==> flow/design.v <==
module dff(out_a, in_a, clk);
	parameter bitwidth = 8;
	input signed[bitwidth - 1:0]in_a;
	input clk;
	output signed[bitwidth - 1:0]out_a;
	reg signed[bitwidth - 1:0]out_a;
	always@(posedge clk)
		out_a <= in_a;
 endmodule
module mul(out, in_c, in_a);
	input signed[7:0] in_a, in_c;
	output signed[13:0] out;
	wire signed[15:0]sum;
	assign sum = in_a * in_c;
	assign out = sum[15:2];
endmodule
module adder(sum, a, b, c, d);
	parameter bitwidth = 14;
	input signed[bitwidth - 1:0]a, b, c, d;
	output signed[bitwidth + 1:0]sum;
	assign sum = a + b + c + d;
endmodule
module total_fir(total_out, x_in, clk);
	input clk;
	input signed[7:0]x_in;
	output signed[15:0]total_out;
	wire signed[7:0]c0 = 8'b0_0010001;
	wire signed[7:0]c1 = 8'b1_1010111;
	wire signed[7:0]c2 = 8'b0_0011000;
	wire signed[7:0]c3 = 8'b1_1000110;
	wire signed[7:0]c4 = 8'b1_0001100;
	wire signed[7:0]c5 = 8'b0_1010110;
	wire signed[7:0]c6 = 8'b1_0011010;
	wire signed[7:0]c7 = 8'b0_0111010;
	wire signed[7:0]c8 = 8'b1_1110000;
	wire signed[7:0]c9 = 8'b0_1111111;
	wire signed[7:0]c10 = 8'b0_0001111;
	wire signed[7:0]c11 = 8'b1_1110111;
	wire signed[7:0]c12 = 8'b1_1101011;
	wire signed[7:0]c13 = 8'b1_0110110;
	wire signed[7:0]c14 = 8'b1_0111100;
	wire signed[7:0]c15 = 8'b1_1010000;
	wire signed[7:0]in_a;
	wire signed[7:0]d1_eigh_out, d2_eigh_out, d3_eigh_out, d4_eigh_out, d5_eigh_out, d6_eigh_out,
					d7_eigh_out, d8_eigh_out, d9_eigh_out, d10_eigh_out, d11_eigh_out, d12_eigh_out,
					d13_eigh_out, d14_eigh_out, d15_eigh_out, d16_eigh_out;
	wire signed[13:0]m1_out, m2_out, m3_out, m4_out, m5_out, m6_out, m7_out, m8_out, m9_out, m10_out,
					m11_out, m12_out, m13_out, m14_out, m15_out, m16_out; 
	wire signed[13:0]d1_fort_out, d2_fort_out, d3_fort_out,  d4_fort_out, d5_fort_out, d6_fort_out,
					d7_fort_out, d8_fort_out, d9_fort_out, d10_fort_out, d11_fort_out, d12_fort_out,
					d13_fort_out, d14_fort_out, d15_fort_out, d16_fort_out;
	wire signed[15:0]a1_out, a2_out, a3_out, a4_out;
	wire signed[15:0]d1_sixt_out, d2_sixt_out, d3_sixt_out, d4_sixt_out;
	wire signed[17:0]total_tmp, a5_out;
	assign in_a = x_in;
	dff #(8) dff_1_eigh( .out_a(d1_eigh_out), .in_a(in_a), .clk(clk) );
	mul mul_1( .out(m1_out), .in_c(c15), .in_a(d1_eigh_out) );
	dff #(14) dff_1_fort( .out_a(d1_fort_out), .in_a(m1_out), .clk(clk) );
	dff #(8) dff_2_eigh( .out_a(d2_eigh_out), .in_a(d1_eigh_out), .clk(clk) );
	mul mul_2( .out(m2_out), .in_c(c14), .in_a(d2_eigh_out) );
	dff #(14) dff_2_fort( .out_a(d2_fort_out), .in_a(m2_out), .clk(clk) );
	dff #(8) dff_3_eigh( .out_a(d3_eigh_out), .in_a(d2_eigh_out), .clk(clk) );
	mul mul_3( .out(m3_out), .in_c(c13), .in_a(d3_eigh_out) );
	dff #(14) dff_3_fort( .out_a(d3_fort_out), .in_a(m3_out), .clk(clk) );
	dff #(8) dff_4_eigh( .out_a(d4_eigh_out), .in_a(d3_eigh_out), .clk(clk) );
	mul mul_4( .out(m4_out), .in_c(c12), .in_a(d4_eigh_out) );
	dff #(14) dff_4_fort( .out_a(d4_fort_out), .in_a(m4_out), .clk(clk) );
	adder #(14) adder_1( .sum(a1_out), .a(d1_fort_out), .b(d2_fort_out), .c(d3_fort_out), .d(d4_fort_out) );
	dff #(16) dff_1_sixt( .out_a(d1_sixt_out), .in_a(a1_out), .clk(clk) );
	dff #(8) dff_5_eigh( .out_a(d5_eigh_out), .in_a(d4_eigh_out), .clk(clk) );
	mul mul_5( .out(m5_out), .in_c(c11), .in_a(d5_eigh_out) );
	dff #(14) dff_5_fort( .out_a(d5_fort_out), .in_a(m5_out), .clk(clk) );
	dff #(8) dff_6_eigh( .out_a(d6_eigh_out), .in_a(d5_eigh_out), .clk(clk) );
	mul mul_6( .out(m6_out), .in_c(c10), .in_a(d6_eigh_out) );
	dff #(14) dff_6_fort( .out_a(d6_fort_out), .in_a(m6_out), .clk(clk) );
	dff #(8) dff_7_eigh( .out_a(d7_eigh_out), .in_a(d6_eigh_out), .clk(clk) );
	mul mul_7( .out(m7_out), .in_c(c9), .in_a(d7_eigh_out) );
	dff #(14) dff_7_fort( .out_a(d7_fort_out), .in_a(m7_out), .clk(clk) );
	dff #(8) dff_8_eigh( .out_a(d8_eigh_out), .in_a(d7_eigh_out), .clk(clk) );
	mul mul_8( .out(m8_out), .in_c(c8), .in_a(d8_eigh_out) );
	dff #(14) dff_8_fort( .out_a(d8_fort_out), .in_a(m8_out), .clk(clk) );
	adder #(14) adder_2( .sum(a2_out), .a(d5_fort_out), .b(d6_fort_out), .c(d7_fort_out), .d(d8_fort_out) );
	dff #(16) dff_2_sixt( .out_a(d2_sixt_out), .in_a(a2_out), .clk(clk) );
	dff #(8) dff_9_eigh( .out_a(d9_eigh_out), .in_a(d8_eigh_out), .clk(clk) );
	mul mul_9( .out(m9_out), .in_c(c7), .in_a(d9_eigh_out) );
	dff #(14) dff_9_fort( .out_a(d9_fort_out), .in_a(m9_out), .clk(clk) );
	dff #(8) dff_10_eigh( .out_a(d10_eigh_out), .in_a(d9_eigh_out), .clk(clk) );
	mul mul_10( .out(m10_out), .in_c(c6), .in_a(d10_eigh_out) );
	dff #(14) dff_10_fort( .out_a(d10_fort_out), .in_a(m10_out), .clk(clk) );
	dff #(8) dff_11_eigh( .out_a(d11_eigh_out), .in_a(d10_eigh_out), .clk(clk) );
	mul mul_11( .out(m11_out), .in_c(c5), .in_a(d11_eigh_out) );
	dff #(14) dff_11_fort( .out_a(d11_fort_out), .in_a(m11_out), .clk(clk) );
	dff #(8) dff_12_eigh( .out_a(d12_eigh_out), .in_a(d11_eigh_out), .clk(clk) );
	mul mul_12( .out(m12_out), .in_c(c4), .in_a(d12_eigh_out) );
	dff #(14) dff_12_fort( .out_a(d12_fort_out), .in_a(m12_out), .clk(clk) );
	adder #(14) adder_3( .sum(a3_out), .a(d9_fort_out), .b(d10_fort_out), .c(d11_fort_out), .d(d12_fort_out) );
	dff #(16) dff_3_sixt( .out_a(d3_sixt_out), .in_a(a3_out), .clk(clk) );
	dff #(8) dff_13_eigh( .out_a(d13_eigh_out), .in_a(d12_eigh_out), .clk(clk) );
	mul mul_13( .out(m13_out), .in_c(c3), .in_a(d13_eigh_out) );
	dff #(14) dff_13_fort( .out_a(d13_fort_out), .in_a(m13_out), .clk(clk) );
	dff #(8) dff_14_eigh( .out_a(d14_eigh_out), .in_a(d13_eigh_out), .clk(clk) );
	mul mul_14( .out(m14_out), .in_c(c2), .in_a(d14_eigh_out) );
	dff #(14) dff_14_fort( .out_a(d14_fort_out), .in_a(m14_out), .clk(clk) );
	dff #(8) dff_15_eigh( .out_a(d15_eigh_out), .in_a(d14_eigh_out), .clk(clk) );
	mul mul_15( .out(m15_out), .in_c(c1), .in_a(d15_eigh_out) );
	dff #(14) dff_15_fort( .out_a(d15_fort_out), .in_a(m15_out), .clk(clk) );
	dff #(8) dff_16_eigh( .out_a(d16_eigh_out), .in_a(d15_eigh_out), .clk(clk) );
	mul mul_16( .out(m16_out), .in_c(c0), .in_a(d16_eigh_out) );
	dff #(14) dff_16_fort( .out_a(d16_fort_out), .in_a(m16_out), .clk(clk) );
	adder #(14) adder_4( .sum(a4_out), .a(d13_fort_out), .b(d14_fort_out), .c(d15_fort_out), .d(d16_fort_out) );
	dff #(16) dff_4_sixt( .out_a(d4_sixt_out), .in_a(a4_out), .clk(clk) );
	adder #(16) adder_5( .sum(a5_out), .a(d1_sixt_out), .b(d2_sixt_out), .c(d3_sixt_out), .d(d4_sixt_out) );
	dff #(18) dff_eighteen( .out_a(total_tmp), .in_a(a5_out), .clk(clk) );
	assign total_out = total_tmp[17:2];
endmodule
# == Tool chain data of total_fir ==
# Tool output for the design above, in the order of the flow.
# Lines are those of the file above, counted from 1.
# Operators: Yosys type, input widths -> output width; for muxes data width and select width s.
# The mark -- stands for no value.
# setup
top,total_fir
clock,clk
cell_library,sky130hd
lib_corner,tt_025C_1v80

# == Word-level counts ==
# Yosys after proc, flatten, opt, wreduce and memory -nomap, before mapping. Enables and synchronous resets that opt folds into registers are not counted as muxes. Memory bits, and registers merged into a memory's read port (data or address), are not among the register bits. Print and check cells are not counted. Equal cells are merged and count once.
# classes
multipliers,15
add_sub_neg,16
# op_table
op,count
$mul 8x6->14 const B,6
$mul 8x7->15 const B,4
$mul 8x5->13 const B,2
$mul 8x8->16 const B,1
$add 16x14->16,5
$mul 8x3->11 const B,2
$add 18x16->18,2
$add 16x12->16,2
$add 13x14->15,2
$add 16x16->17,1
$add 15x13->16,1
$add 14x14->15,1
$add 11x11->12,1
$neg 8->12,1
# word_totals
ff_bits,416
out_inout_bits,16
inputBits,9
word_cells,68

# == Logic depth ==
# Yosys ltp: most cells in a row. Word level: on the elaborated netlist, between registers, memories and ports. Mapped: between sequential cells and ports; inverters and the memories' decode and read muxes count.
# depth
word_depth,3
abc_area,0
depth_mapped,19
mapped_depth_nobuf,18

# == Mapped cells and area ==
# Yosys stat after the flow's synthesis: flattened, memories mapped to cells. It holds for the ABC_AREA given above (unset counts as 0); a run with the other value may have another netlist.
# mapped
seqArea_um2,8067.7
flip_flops,403
cell_count,3070
synth_area_um2,30717.0
buffers,13
# by_type
cell_type,count,type_area_um2
sky130_fd_sc_hd__dfxtp_1,403,8.07E+03
sky130_fd_sc_hd__ha_1,576,7.21E+03
sky130_fd_sc_hd__fa_1,279,5.59E+03
sky130_fd_sc_hd__inv_1,617,2.32E+03
sky130_fd_sc_hd__xnor2_1,177,1.55E+03
sky130_fd_sc_hd__a21oi_1,146,730.701
sky130_fd_sc_hd__xor2_1,67,586.813
sky130_fd_sc_hd__nor2_1,135,506.736
sky130_fd_sc_hd__a21o_1,60,450.432
sky130_fd_sc_hd__o21ai_0,84,420.403
sky130_fd_sc_hd__nand2_1,102,382.867
sky130_fd_sc_hd__nor3_1,58,290.278
sky130_fd_sc_hd__o211ai_1,26,195.187
sky130_fd_sc_hd__o21a_1,26,195.187
sky130_fd_sc_hd__nor2b_1,28,175.168
sky130_fd_sc_hd__nand3_1,29,145.139
sky130_fd_sc_hd__o21bai_1,18,135.13
sky130_fd_sc_hd__nand2b_1,20,125.12
# Not listed: further types 49, cells in them 219.
# By module: a second synthesis without flattening, with its own total; a netlist apart from the flattened one above.
# unflattened
hier_cells,5926
hier_area_um2,56610.5
# Each row is one instance without its submodules.
# by_module
module,cells,mod_seq_area_um2,area_um2,instances
mul,281,0.0,2486.1,16
adder (bitwidth=14),193,0.0,1585.3,4
dff (bitwidth=14),14,280.3,280.3,16
dff (bitwidth=8),8,160.2,160.2,16
adder (bitwidth=16),222,0.0,1795.5,1
dff (bitwidth=16),16,320.3,320.3,4
dff (bitwidth=18),18,360.3,360.3,1
total_fir,2,0.0,7.5,1

# == Path before layout ==
# Source: OpenSTA report_checks on the synthesized netlist (no wires, ideal clock, input and output delay 20% of the period each), path of least setup slack; recovery checks are left aside. Register names are those of the netlist, which keeps one name where synthesis merged equal registers.
# synth_path
path_kind,reg2reg
startpoint,register dff_7_eigh.out_a[7]
endpoint,register dff_7_fort.out_a[11]
setup_ps,106
path_slack_ps,471
path_buffers,1
delay_ps,4529
t_arrival_ps,4423
launch_ps,0
path_stages,15
tclk_ps,5000
required_ps,4894
period_less_setup_slack_ps,4529
# "delay_ps" is the arrival time less input delay plus setup time.
# "path_stages" counts driving pins, that of a launching flip-flop among them; a cell with two outputs on the path counts twice.
# "period_less_setup_slack_ps" = period - worst setup slack (recovery checks aside). The figure is calculated, with input and output delays left at 20% of the set period.
# The rows between start and end are the longest chain of elaborated cells between them; the timing report does not say that the signal goes this way. Where chains are equally long, one stands for them.
# A line is the first line of the expression or statement that the cell stems from. Yosys adds cells for indexed reads and writes and turns some case tables into memories.
# synth_between
cell_sequence,sky130_fd_sc_hd__dfxtp_1 > sky130_fd_sc_hd__buf_1 > sky130_fd_sc_hd__inv_1 > sky130_fd_sc_hd__fa_1 > sky130_fd_sc_hd__inv_1 > sky130_fd_sc_hd__fa_1 > sky130_fd_sc_hd__fa_1 > sky130_fd_sc_hd__inv_1 > sky130_fd_sc_hd__fa_1 > sky130_fd_sc_hd__inv_1 > sky130_fd_sc_hd__ha_1 > sky130_fd_sc_hd__or3_1 > sky130_fd_sc_hd__o21ai_0 > sky130_fd_sc_hd__nor2_1 > sky130_fd_sc_hd__o311ai_0
elab_chain_cells,1
cone_cells,1
lines_between,1
cone_classes,mul: 1
# synth_lines
element,line_no,text
start: declaration,5,output signed[bitwidth - 1:0]out_a;
start: assignment,8,out_a <= in_a;
$mul 8x8->16,14,assign sum = in_a * in_c;
end: assignment,8,
end: declaration,5,

# == Path in the finished layout ==
# From the final timing report of run 1: the path of least setup slack in the routed layout; clock arrival at registers is part of the times.
# The path's times are printed in steps of 10 ps; the period is the one set.
# layout_path
path_kind,reg2reg
startpoint,register dff_2_sixt.out_a[0]
endpoint,register dff_eighteen.out_a[15]
path_buffers,1
path_stages,19
required_ps,3760
path_slack_ps,-640
tclk_ps,3220
launch_ps,610
setup_ps,50
t_arrival_ps,4400
# The rows between start and end are the longest chain of elaborated cells between them; the timing report does not say that the signal goes this way. Where chains are equally long, one stands for them.
# layout_between
cell_sequence,sky130_fd_sc_hd__dfxtp_2 > sky130_fd_sc_hd__ha_4 > sky130_fd_sc_hd__inv_2 > sky130_fd_sc_hd__fa_2 > sky130_fd_sc_hd__nor2b_2 > sky130_fd_sc_hd__o31a_1 > sky130_fd_sc_hd__o21ai_2 > sky130_fd_sc_hd__nand2_1 > sky130_fd_sc_hd__a21oi_2 > sky130_fd_sc_hd__xnor2_2 > sky130_fd_sc_hd__fa_1 > sky130_fd_sc_hd__ha_4 > sky130_fd_sc_hd__a21oi_4 > sky130_fd_sc_hd__o211ai_1 > sky130_fd_sc_hd__nor3_2 > sky130_fd_sc_hd__a211oi_2 > sky130_fd_sc_hd__buf_4 > sky130_fd_sc_hd__or4_4 > sky130_fd_sc_hd__nand3_2
elab_chain_cells,3
cone_cells,3
lines_between,1
cone_classes,add/sub: 3
# layout_lines
element,line_no,text
start: declaration,5,output signed[bitwidth - 1:0]out_a;
start: assignment,8,out_a <= in_a;
$add 16x16->17,21,assign sum = a + b + c + d;
$add 18x16->18 x2,21,
end: assignment,8,
end: declaration,5,

Lab notebook: total_fir

Stored flow runs of total_fir (2 of them; Yosys, OpenROAD, sky130hd). They differ in their settings and are not a sequence. Constraints: input delay and output delay 20% of the set period each, output load 0.01 pF.
"achieved_period_ps" = clock period - worst setup slack. The figure is calculated, with input and output delays left at 20% of the set period.
"critical_path_time_ps": the worst setup path's part of the clock period (all of it between registers, 20% less for each end at a port) less its slack. A launch clock that arrives late makes it longer, a capture clock that arrives late makes it shorter.
"critical_path_time_ps" is given in steps of 10 ps.

Run 1, flow files:
==> flow/run.sh <==
#!/bin/bash
# the make line also repeats the synthesis and layout settings of config.mk as NAME=value (left out here)
make -C /OpenROAD-flow-scripts/flow DESIGN_CONFIG=/design/flow/config.mk WORK_HOME=/design/flow/orfs CLKGATE_MAP_FILE= finish
==> flow/config.mk <==
export PLATFORM = sky130hd
export DESIGN_NAME = total_fir
export DESIGN_NICKNAME = total_fir
export VERILOG_FILES = /design/flow/design.v
export SDC_FILE = /design/flow/constraint.sdc
export NUM_CORES = 4
export LEC_CHECK = 0
export CAP_MARGIN = 0
export CELL_PAD_IN_SITES_DETAIL_PLACEMENT = 1
export CELL_PAD_IN_SITES_GLOBAL_PLACEMENT = 1
export CORE_MARGIN = 10
export CORE_UTILIZATION = 35
export CTS_CLUSTER_SIZE = 81
export MIN_ROUTING_LAYER = met2
export PLACE_DENSITY_LB_ADDON = 0.12
export SLEW_MARGIN = 20
export TNS_END_PERCENT = 5
==> flow/constraint.sdc <==
create_clock -name core_clock -period 3.22 [get_ports {clk}]
set_input_delay 0.6440 -clock core_clock [delete_from_list [all_inputs] [get_ports {clk}]]
set_output_delay 0.6440 -clock core_clock [all_outputs]
set_load 0.01 [all_outputs]

==> results of run 1, as CSV <==
result,value
synth_chip_area_um2,30717.0
die_area_um2,100011.0
finish.stdcell_area_um2,40642.7
worstSetupSlack_ps,-637
final_setup_tns_ps,-26338
achieved_period_ps,3857
critical_path_time_ps,3860
critical_path_kind,"reg2reg"

Run 2, flow files:
==> flow/run.sh <==
#!/bin/bash
# the make line also repeats the synthesis and layout settings of config.mk as NAME=value (left out here)
make -C /OpenROAD-flow-scripts/flow DESIGN_CONFIG=/design/flow/config.mk WORK_HOME=/design/flow/orfs CLKGATE_MAP_FILE= finish
==> flow/config.mk <==
export PLATFORM = sky130hd
export DESIGN_NAME = total_fir
export DESIGN_NICKNAME = total_fir
export VERILOG_FILES = /design/flow/design.v
export SDC_FILE = /design/flow/constraint.sdc
export NUM_CORES = 4
export LEC_CHECK = 0
export CAP_MARGIN = 20
export CORE_MARGIN = 2
export CORE_UTILIZATION = 40
export SLEW_MARGIN = 20
==> flow/constraint.sdc <==
create_clock -name core_clock -period 5.0 [get_ports {clk}]
set_input_delay 1.0000 -clock core_clock [delete_from_list [all_inputs] [get_ports {clk}]]
set_output_delay 1.0000 -clock core_clock [all_outputs]
set_load 0.01 [all_outputs]

==> results of run 2, as CSV <==
result,value
synth_chip_area_um2,30717.0
die_area_um2,79025.6
finish.stdcell_area_um2,33888.8
worstSetupSlack_ps,610
final_setup_tns_ps,0
achieved_period_ps,4390
critical_path_time_ps,4390
critical_path_kind,"reg2reg"
